==> flow/design.v <==
`timescale 1ns / 1ps
module fifo
(
 input we,  
 input re,
 input clk,
 input rst,
 input [7:0] data_in,
 output full,
 output reg [7:0] data_o,
 output  empty
);
integer i;
reg [4:0] pr,pw;
reg [7:0] mem [31:0];
assign empty = (pw == pr);
assign full  = ((pw + 5'd1) == pr);
 always@(posedge clk )
begin
 if(!rst)
  begin
   pr<=5'd1;
   pw<=5'd1;
   for(i=0;i<=31;i=i+1)
    begin
      mem[i]<=8'b0;
    end
  end
else
begin
  if(re&&!empty)
   begin
     data_o<=mem[pr];
     pr<=pr+5'd1;
   end
  if(we&&!full )
   begin
     mem[pw]<=data_in;
     pw<=pw+5'd1;
   end
end
end
endmodule
`timescale 1ns / 1ps
module UART_User_interface(
input [7:0]data_in,
input [2:0]addr,
input wr_en,
input rd_en,
input rst,
input clk,
input fifo_full,
output reg [7:0]AXI_data_out,
output reg [7:0]data_fifo,
output reg fifo_wr_en,
output     [7:0]reg_array0,
output     [7:0]reg_array1,
output     [7:0]reg_array3,
output     [7:0]reg_array4
    );
 reg [7:0] mem [0:7];
assign reg_array0=mem[0];    
assign reg_array1=mem[1];    
assign reg_array3=mem[3];    
assign reg_array4=mem[4];    
always @ (posedge clk) begin
 if (!rst) begin
   mem[0] <= 8'b0;
   mem[1] <= 8'b0;
   mem[2] <= 8'b0;
   mem[3] <= 8'b0;
   mem[4] <= 8'b0;
   mem[5] <= 8'b0;
   mem[6] <= 8'b0;
   mem[7] <= 8'b0;
   AXI_data_out <= 8'b0;
   data_fifo <= 8'b0;
   fifo_wr_en <= 1'b0;
    end
 else begin
   if (wr_en) 
      begin
       mem[addr] <= data_in;
       AXI_data_out <= 0;
         if (addr== 3'b000&& !fifo_full && reg_array3[7] == 0)
         begin                              
            fifo_wr_en <= 1'b1;             
            data_fifo <= data_in;
            mem[5] <= 8'b11111101;
         end 
         else 
         begin
            mem[5]<= 8'b11111111;
            fifo_wr_en <= 1'b0;
            data_fifo <= 8'b0;
         end  
   end	  
   else if (rd_en) begin
	       AXI_data_out <= mem[addr];
	       fifo_wr_en <= 1'b0;
   end
   else begin
	      AXI_data_out <= 0;
	      fifo_wr_en <= 1'b0;
	      mem[5]<= 8'b11111111;
   end	 
 end
end
endmodule
`timescale 1ns / 1ps
module c_div
(
input control,               
input clk_cpu,               
input rst,
input [7:0] tx,              
input [7:0] rate,            
output reg baud_clock,       
output reg baud_tick         
);
reg [15:0] value_rate;
reg  [22:0] int_counter;
reg generate_clk;
always @( posedge clk_cpu)
begin
	if (!rst)
		begin
         value_rate <=16'b0;
		 int_counter <= 0;
	     baud_clock <=1;
         generate_clk <= 0;
         baud_tick <= 0;
		end
    else if (control) begin
         value_rate <= {rate,tx};
         generate_clk <= 1;
         baud_tick <= 0;
    end
    else if (generate_clk) begin
	      if (int_counter == ((value_rate/2)))   
		     begin
		      int_counter <= 0;
		      baud_clock <= ~baud_clock;
		      baud_tick <= ~baud_clock;
		      end
	      else begin
		      int_counter <= int_counter + 1;
		      baud_tick <= 0;
	      end
          end
    else begin
             value_rate <= 16'b0;
		     int_counter <= 0;
	         baud_clock <=1;
	         baud_tick <= 0;
         end
end
endmodule
`timescale 1ns / 1ps
module Process(
    input LCR0,                            
    input LCR1,
    input LCR2,                            
    input LCR3,                            
    input LCR4,                           
    input LCR5,
    input [7:0] data_in,  
    input fifo_empty,                      
    input clk,
    input reset,
    input tx_ready,                       
    output reg  fifo_read,                
    output reg [8:0] data_out,  
    output reg  [3:0] data_length,
    output reg [1:0] num_stop_bit,     
    output reg data_out_active         
    );
 reg  [3:0] data_in_length ;
 reg [7:0] data;
 reg [2:0] state;
 reg [2:0] next_state;
 reg parity;
 parameter  IDLE = 1'b0;
 parameter  data_processing = 1'b1;
always @(posedge clk)
begin
  if (reset==0)  state<= IDLE;
  else           state<= next_state;
end
always @*
 begin
   data_out_active =  0;
   data_out =0;
   num_stop_bit =0;
   data_length =0;
   fifo_read = 0;
   data = 0;
   data_in_length = 0;
   parity = 0;
   next_state = IDLE;
   case (state)
   IDLE:
     begin
    if ( fifo_empty == 0 && tx_ready)   
       begin                            
      fifo_read = 1;                     
     next_state = data_processing ;
       end
 end
data_processing:
    begin
    data_out_active=1;
 case({LCR0,LCR1})               
      2'b00:   begin data_in_length =5; data = {3'b000, data_in[4:0]}; end
      2'b01:   begin data_in_length =6; data = {2'b00,  data_in[5:0]}; end
      2'b10:   begin data_in_length =7; data = {1'b0,   data_in[6:0]}; end
      default: begin data_in_length =8; data = data_in;               end
 endcase
 parity = (^data) ^ LCR5;
     if (LCR3==1)
 begin
      data_length = data_in_length + 4'd1 ;
      data_out = {1'b0,data} | ({8'b0,parity} << data_in_length) ;
     end
 else
      begin
      data_length =  data_in_length;
      data_out = {1'b0,data};
      end
 case (LCR2)                             
 1'b0:    num_stop_bit=2'b01;    
 default: begin
        case({LCR0,LCR1})
        2'b00:   num_stop_bit=2'b10 ;     
        default: num_stop_bit= 2'b11 ;    
        endcase
     end
endcase
    if(!tx_ready)
       next_state=  IDLE;
    else
       next_state=  data_processing ;
    end
 default: begin
    next_state = IDLE;
 end
endcase
 end
endmodule
`timescale 1ns / 1ps
module transmitter(
    input [8:0] data_in,           
    input [1:0] num_stop_bit,
    input reset,
    input [3:0] data_length,            
    input MCR1,                   
    input clk,                   
    input baud_tick,             
    input data_valid ,            
    input n_CTS ,
    output reg  serial_data_out,
    output reg  n_RTS,                       
    output reg  tx_done,          
    output tx_ready              
    );
  reg  [9:0] data;
  reg [13:0] clk_counter;
  reg [3:0] length;
  reg [3:0] bit_counter;  
  reg start_transmit;
  reg tx;
  assign tx_ready = !tx_done;
always @(posedge clk)
 begin
   if (!reset) begin
        data <= 0;
        length <= 0;
        clk_counter <=0;
        bit_counter <= 0;
        n_RTS <= 1;
        tx_done <=0;
        serial_data_out <= 1;
        tx <=1;
       end
   else if (!baud_tick) begin
   end
   else if (data_valid && MCR1 && tx && !n_CTS) begin
         data <= {data_in[8:0],1'b0};      
         length <= data_length;
         bit_counter <= 0;
         tx_done <= 0;
         n_RTS <= 1;    
         tx <=0;
   end 
  else if ( MCR1 && !tx)begin
    n_RTS <= 0;   
    if (bit_counter <= length) begin
       if (clk_counter == 15) begin              
          clk_counter <=  0;                     
          bit_counter <= bit_counter + 1;
          serial_data_out <= data[0];
          data <= {1'b0,data[9:1]};
          end
       else  begin
          serial_data_out <= data[0];
          clk_counter <= clk_counter +1;
        end      
     end
    else begin
     n_RTS <= 0;
        case (num_stop_bit)
      2'b01: begin
           if (clk_counter == 15)begin             
             clk_counter <=  0;
             tx_done <= 1;
             tx<=1;       
             serial_data_out <= 1;
              end
           else  begin
             serial_data_out <=1;
             clk_counter <= clk_counter +1;            
           end
       end
      2'b10:begin                         
           if (clk_counter == 23)begin            
             clk_counter <=  0;
             tx_done <= 1;
             tx<=1;     
             serial_data_out <=1;
              end
           else  begin
             clk_counter <= clk_counter +1;
              serial_data_out <=1;              
              end         
       end
    2'b11:begin
           if (clk_counter == 31)begin             
             clk_counter <=  0;
             tx_done <= 1;
             tx<=1;      
             serial_data_out <=1;
              end
           else  begin
             clk_counter <= clk_counter +1;
             serial_data_out <=1;             
              end         
      end
    default begin
           if (clk_counter == 15)begin             
             clk_counter <=  0;
             tx_done <= 1;
             tx<=1;         
             serial_data_out <=1;
              end
           else  begin
             clk_counter <= clk_counter +1; 
             serial_data_out <=1;            
              end       
     end
     endcase
    end    
 end
 else begin
       data <= 0;
       length <= 0;
       clk_counter <=0;
       bit_counter <= 0;
       n_RTS <= 1;
       tx_done <=0;
       serial_data_out <= 1;
       tx <= 1;
 end 
end
endmodule
`timescale 1ns / 1ps
module UART_Top_Module(
input clk,                      
input rst,                      
input [7:0] data_in,            
input wr_en,rd_en,              
input [2:0] address,            
output  [7:0]data_o,            
output  serial_data_out,        
output  n_RTS,                  
output  tx_done,                
input   n_CTS                 
);
wire b1;
wire [7:0]b2;
wire b3;
wire [7:0]ar0;
wire [7:0]ar1;
wire [7:0]ar3;
wire [7:0]ar4;
wire e1, e2;
wire [8:0]e3;
wire [1:0]e4;
wire [3:0]e5;
wire e6;
wire c1, c3;
wire [7:0]c2;
wire  d1, d2;
assign tx_done = e6;
 UART_User_interface UI1 ( .clk(clk), .rst(rst),
  .wr_en(wr_en), .rd_en(rd_en), .data_in(data_in)
  , .addr(address), .fifo_full(b1),
  .data_fifo(b2), .fifo_wr_en(b3), .AXI_data_out(data_o),
  .reg_array0(ar0), .reg_array1(ar1), .reg_array3(ar3)
  , .reg_array4(ar4)
  );
  fifo F1( .clk(clk), .rst(rst),
  .we(b3), .data_in(b2), .re(c1),
  .full(b1), .data_o(c2), .empty(c3));
  c_div CD1( .rst(rst),
  .clk_cpu(clk), .tx(ar0), .rate(ar1), .control(ar3[7]),
  .baud_clock(d1), .baud_tick(d2));
  Process pr(
  .clk(clk), 
  .reset(rst),
  .data_in(c2), 
  .fifo_empty(c3), 
  .tx_ready(e1),
  .LCR0(ar3[0]), 
  .LCR1(ar3[1]),
  .LCR2(ar3[2]),
  .LCR3(ar3[3]),
  .LCR4(ar3[4]),
  .LCR5(ar3[5]),
  .fifo_read(c1), 
  .data_out_active(e2),
  .data_out(e3), 
  .num_stop_bit(e4),
  .data_length(e5));
  transmitter TX(  .reset(rst),
  .data_valid(e2), .data_in(e3), .num_stop_bit(e4), .data_length(e5), .MCR1(ar4[1]), .clk(clk), .baud_tick(d2),
  .serial_data_out(serial_data_out), .n_RTS(n_RTS), .tx_done(e6),.tx_ready(e1),.n_CTS(n_CTS));
 endmodule
Step by step through the tools: UART_Top_Module
Tool output for the design above, in the order of the flow.
Line numbers count from 1 in the design file above.
Operators carry their Yosys type and port widths (W data, S select, Z words).
Library cell names are shortened.
The mark n/a stands for no value.
- design top: UART_Top_Module
- clock input: clk
- standard-cell library: sky130hd
- corner: tt_025C_1v80

After elaboration
Counts by Yosys on the flattened word-level netlist (proc, flatten, opt, wreduce; memories kept). Register bits leave out memories and registers merged into their read ports (data or address). Print and check cells are left out.
Yosys's memory passes give these memory sizes; they may raise the number of words (mostly to a power of two), join words into wider ones and drop unused or constant bits.
- add/sub/neg operators: 6
- magnitude comparators: 1
- eq/ne operators at 21
- noted shifts and indexed selects: 1
- muxes and demuxes: 78
- noted bitwise gates (word level): 16
- reduce/logical cells at 26
- operators by type and width (cell ; number):
    $mux W8 ; 9
    $mux W14 ; 5
    $mux W23 ; 2
    $mux W10 ; 4
    $mux W4 ; 9
    $mux W1 ; 34
    $mux W16 ; 2
    $eq A14 B5 Y1 const B ; 2
    $pmux W14 S2 ; 1
    $pmux W8 S3 ; 1
    $add A23 B1 Y23 const B ; 1
    $eq A23 B15 Y1 ; 1
    $mux W9 ; 2
    $add A14 B1 Y14 const B ; 1
    $eq A14 B4 Y1 const B ; 1
    $pmux W4 S3 ; 1
    $add A5 B1 Y5 const B ; 2
    $eq A5 B5 Y1 ; 2
    $mux W5 ; 2
    $logic_and A1 B1 Y1 ; 9
    $shl A1 B4 Y9 ; 1
    $not A1 Y1 ; 9
    $ne A3 B2 Y1 const B ; 3
    $or A8 B9 Y9 ; 1
    $reduce_and A2 Y1 ; 4
    $add A4 B1 Y4 const B ; 2
    $ne A4 B3 Y1 const B ; 2
    $reduce_xor A8 Y1 ; 1
Other operator kinds: 22; their cells: 35.
- noted bits in registers: 100
- bits in writable memories at 320
- memories kept at 2
- output and inout bits at 11
- elaborated cells at 169
- memory list (memory ; depth ; width ; line ; RTL):
    F1.mem ; 32 ; 8 ; 15 ; reg [7:0] mem [31:0];
    UI1.mem ; 8 ; 8 ; 61 ; reg [7:0] mem [0:7];

Logic depth
Longest topological path by Yosys (ltp), each cell counted once; first at word level (registers and memories cut), then after technology mapping (sequential cells cut; the memories' decode and read muxes count).
- word-level depth at 11
- ABC_AREA: 0
- depth in mapped cells at 8

Mapped cells and area
Yosys stat after the flow's synthesis: flattened, memories mapped to cells. It holds for the ABC_AREA given above (unset counts as 0); a run with the other value may have another netlist.
Totals and module areas in this step are rounded.
- cells by type (cell type ; number ; area in all (um2)):
    edfxtp_1 ; 328 ; 9.85E+03
    mux4_2 ; 96 ; 2.16E+03
    dfxtp_1 ; 106 ; 2.12E+03
    and2_1 ; 315 ; 1970.64
    nor2_1 ; 101 ; 379.114
    xnor2_1 ; 41 ; 359.094
    xor2_1 ; 29 ; 253.994
    o21ai_0 ; 46 ; 230.221
    clkbuf_1 ; 59 ; 221.462
    ha_1 ; 16 ; 200.192
    a21oi_1 ; 39 ; 195.187
    a22oi_1 ; 19 ; 142.637
    nand3_1 ; 28 ; 140.134
    nor3_1 ; 25 ; 125.12
    nand2_1 ; 33 ; 123.869
    mux2i_1 ; 12 ; 120.115
    o311ai_4 ; 4 ; 105.101
    mux2_2 ; 9 ; 101.347
Other cell types: 45; their cells: 177.
- cells in the netlist at 1483
- mapped area: 20100 um2
- area of sequential cells: 12000 um2
- flip-flops at 434
- noted buffers: 92
By module: a second synthesis without flattening, with its own total; a netlist apart from the flattened one above.
- noted cells (unflattened synthesis): 1692
- area total of the unflattened synthesis: 20100 um2
Each row is one instance without its submodules.
- modules (module ; times used ; cells ; area (um2)):
    fifo ; 1 ; 924 ; 12300
    UART_User_interface ; 1 ; 262 ; 3570
    transmitter ; 1 ; 227 ; 1920
    c_div ; 1 ; 220 ; 1890
    Process ; 1 ; 59 ; 454
    UART_Top_Module ; 1 ; 0 ; 0.0

Path before layout
Path of least setup slack by OpenSTA after synthesis, without wires, with an ideal clock, recovery checks aside; 20% of the period is set as input and as output delay. Where synthesis merged equal registers, the netlist keeps one of their names.
- kind: in2reg
- from: in rst
- to: mem F1.mem[13][0]
- period at 5.0 ns
- setup time: 0.384 ns
- data arrival time: 2.653 ns
- noted slack: 1.963 ns
- path delay at 2.037 ns
- stages at 5
- noted synthesis period reached: 3.037 ns
"path delay" is the arrival time less input delay plus setup time.
"stages" counts driving pins, that of a launching flip-flop among them; a cell with two outputs on the path counts twice.
"synthesis period reached" is the clock period less the worst setup slack; recovery checks do not enter. This is arithmetic on one report: input and output delays are still those of the set period (20% each).
The rows between start and end are the longest chain of elaborated cells between them; the timing report does not say that the signal goes this way. Where chains are equally long, one stands for them.
Each line given opens the expression or statement behind the cell; cells for indexed reads and writes are added by Yosys, which also makes memories of some case tables.
Only ways into the end's enable, where the timed path ends, are counted here.
- cells stage by stage: clkbuf_1 and2_1 o311ai_4 buf_4 o21ai_0
- noted cells in the longest elaborated chain: 1
- elaborated cells between the ends (all ways): 3
- ends and longest elaborated chain, after synthesis (what ; line ; RTL):
    from (decl) ; 378 ; input rst,
    $mux W5 ; 20 ; if(!rst)
    to (decl) ; 15 ; reg [7:0] mem [31:0];

Worst path after layout
From the final timing report of run B: the path of least setup slack in the routed layout; clock arrival at registers is part of the times.
- kind: in2reg
- from: in address[0]
- to: reg UI1.AXI_data_out[6]
- period at 6.09 ns
- setup time: 0.15 ns
- data arrival time: 3.91 ns
- noted slack: 2.66 ns
- stages at 6
- cells stage by stage: clkdlybuf4s50_1 clkbuf_1 buf_1 mux4_2 mux2i_1 nor2_1
- ends and longest elaborated chain, post-layout (what ; line ; RTL):
    from (decl) ; 381 ; input [2:0] address,
    to (decl) ; 53 ; output reg [7:0]AXI_data_out,
Chain of elaborated cells between the ends: none given.

==> runs of UART_Top_Module <==
Record of 6 stored runs of the RTL-to-layout flow on UART_Top_Module, platform sky130hd. The runs are unordered. Constraints: input delay and output delay 20% of the set period each, output load 0.01 pF.
"time used up by the worst setup path": the worst setup path's part of the clock period (all of it between registers, 20% less for each end at a port) less its slack. A launch clock that arrives late makes it longer, a capture clock that arrives late makes it shorter.
"overall power": no workload was simulated; the value follows from the tool's default switching activity.
Measured values are rounded.

Run A
Settings were ABC_AREA = 1; CAP_MARGIN = 20; CELL_PAD_IN_SITES_DETAIL_PLACEMENT = 2; CELL_PAD_IN_SITES_GLOBAL_PLACEMENT = 1; CORE_MARGIN = 9; CORE_UTILIZATION = 60; CTS_CLUSTER_DIAMETER = 295; CTS_CLUSTER_SIZE = 25; GPL_ROUTABILITY_DRIVEN = 1; GPL_TIMING_DRIVEN = 1; PLACE_DENSITY_LB_ADDON = 0.26; SETUP_SLACK_MARGIN = 0.37; SLEW_MARGIN = 35; TNS_END_PERCENT = 65; period_ns = 2.92
- no final report: placement broke off with DPL-0033

Run B
Settings were CAP_MARGIN = 40; CORE_ASPECT_RATIO = 0.94; CORE_UTILIZATION = 16; GPL_ROUTABILITY_DRIVEN = 0; GPL_TIMING_DRIVEN = 0; MIN_ROUTING_LAYER = met1; PLACE_DENSITY_LB_ADDON = 0.01; period_ns = 6.09; CORE_MARGIN = 2; SLEW_MARGIN = 20
- noted the chip area after synthesis (Yosys): 20100 um2
- noted the full die area: 128000 um2
- standard-cell area after routing at 24900 um2
- worst setup slack after layout at 2.66 ns
- total negative slack on setup checks at 0.000 ns
- worst-case hold slack: 0.453 ns
- overall power: 8210 µW
- noted the time used up by the worst setup path: 2.21 ns
- kind of the worst setup path: in2reg

Run C
Settings were ABC_AREA = 0; CAP_MARGIN = 20; CELL_PAD_IN_SITES_DETAIL_PLACEMENT = 1; CELL_PAD_IN_SITES_GLOBAL_PLACEMENT = 0; CORE_MARGIN = 9; CORE_UTILIZATION = 30; CTS_CLUSTER_DIAMETER = 295; GPL_TIMING_DRIVEN = 0; PLACE_DENSITY_LB_ADDON = 0.29; period_ns = 2.92; SLEW_MARGIN = 20
- noted the chip area after synthesis (Yosys): 20100 um2
- noted the full die area: 76600 um2
- standard-cell area after routing at 23400 um2
- worst setup slack after layout at 0.061 ns
- total negative slack on setup checks at 0.000 ns
- worst-case hold slack: 0.466 ns
- overall power: 15800 µW
- noted the time used up by the worst setup path: 2.86 ns
- kind of the worst setup path: reg2reg

Run D
Settings were ABC_AREA = 1; CAP_MARGIN = 20; CELL_PAD_IN_SITES_DETAIL_PLACEMENT = 2; CELL_PAD_IN_SITES_GLOBAL_PLACEMENT = 0; CORE_MARGIN = 9; CORE_UTILIZATION = 60; CTS_CLUSTER_DIAMETER = 295; CTS_CLUSTER_SIZE = 40; GPL_TIMING_DRIVEN = 0; HOLD_SLACK_MARGIN = -0.05; PLACE_DENSITY_LB_ADDON = 0.29; SLEW_MARGIN = 0; TNS_END_PERCENT = 65; period_ns = 2.92
- no final report: placement broke off with a tool error

Run E
Settings were CORE_UTILIZATION = 40; period_ns = 3.57; CAP_MARGIN = 20; CORE_MARGIN = 2; SLEW_MARGIN = 20
- noted the chip area after synthesis (Yosys): 20100 um2
- noted the full die area: 52000 um2
- standard-cell area after routing at 22700 um2
- worst setup slack after layout at 0.525 ns
- total negative slack on setup checks at 0.000 ns
- worst-case hold slack: 0.458 ns
- overall power: 12600 µW
- noted the time used up by the worst setup path: 3.04 ns
- kind of the worst setup path: reg2reg

Run F
Settings were CORE_UTILIZATION = 40; period_ns = 5.0; CAP_MARGIN = 20; CORE_MARGIN = 2; SLEW_MARGIN = 20
- noted the chip area after synthesis (Yosys): 20100 um2
- noted the full die area: 52000 um2
- standard-cell area after routing at 22600 um2
- worst setup slack after layout at 1.50 ns
- total negative slack on setup checks at 0.000 ns
- worst-case hold slack: 0.456 ns
- overall power: 9100 µW
- noted the time used up by the worst setup path: 3.50 ns
- kind of the worst setup path: reg2reg
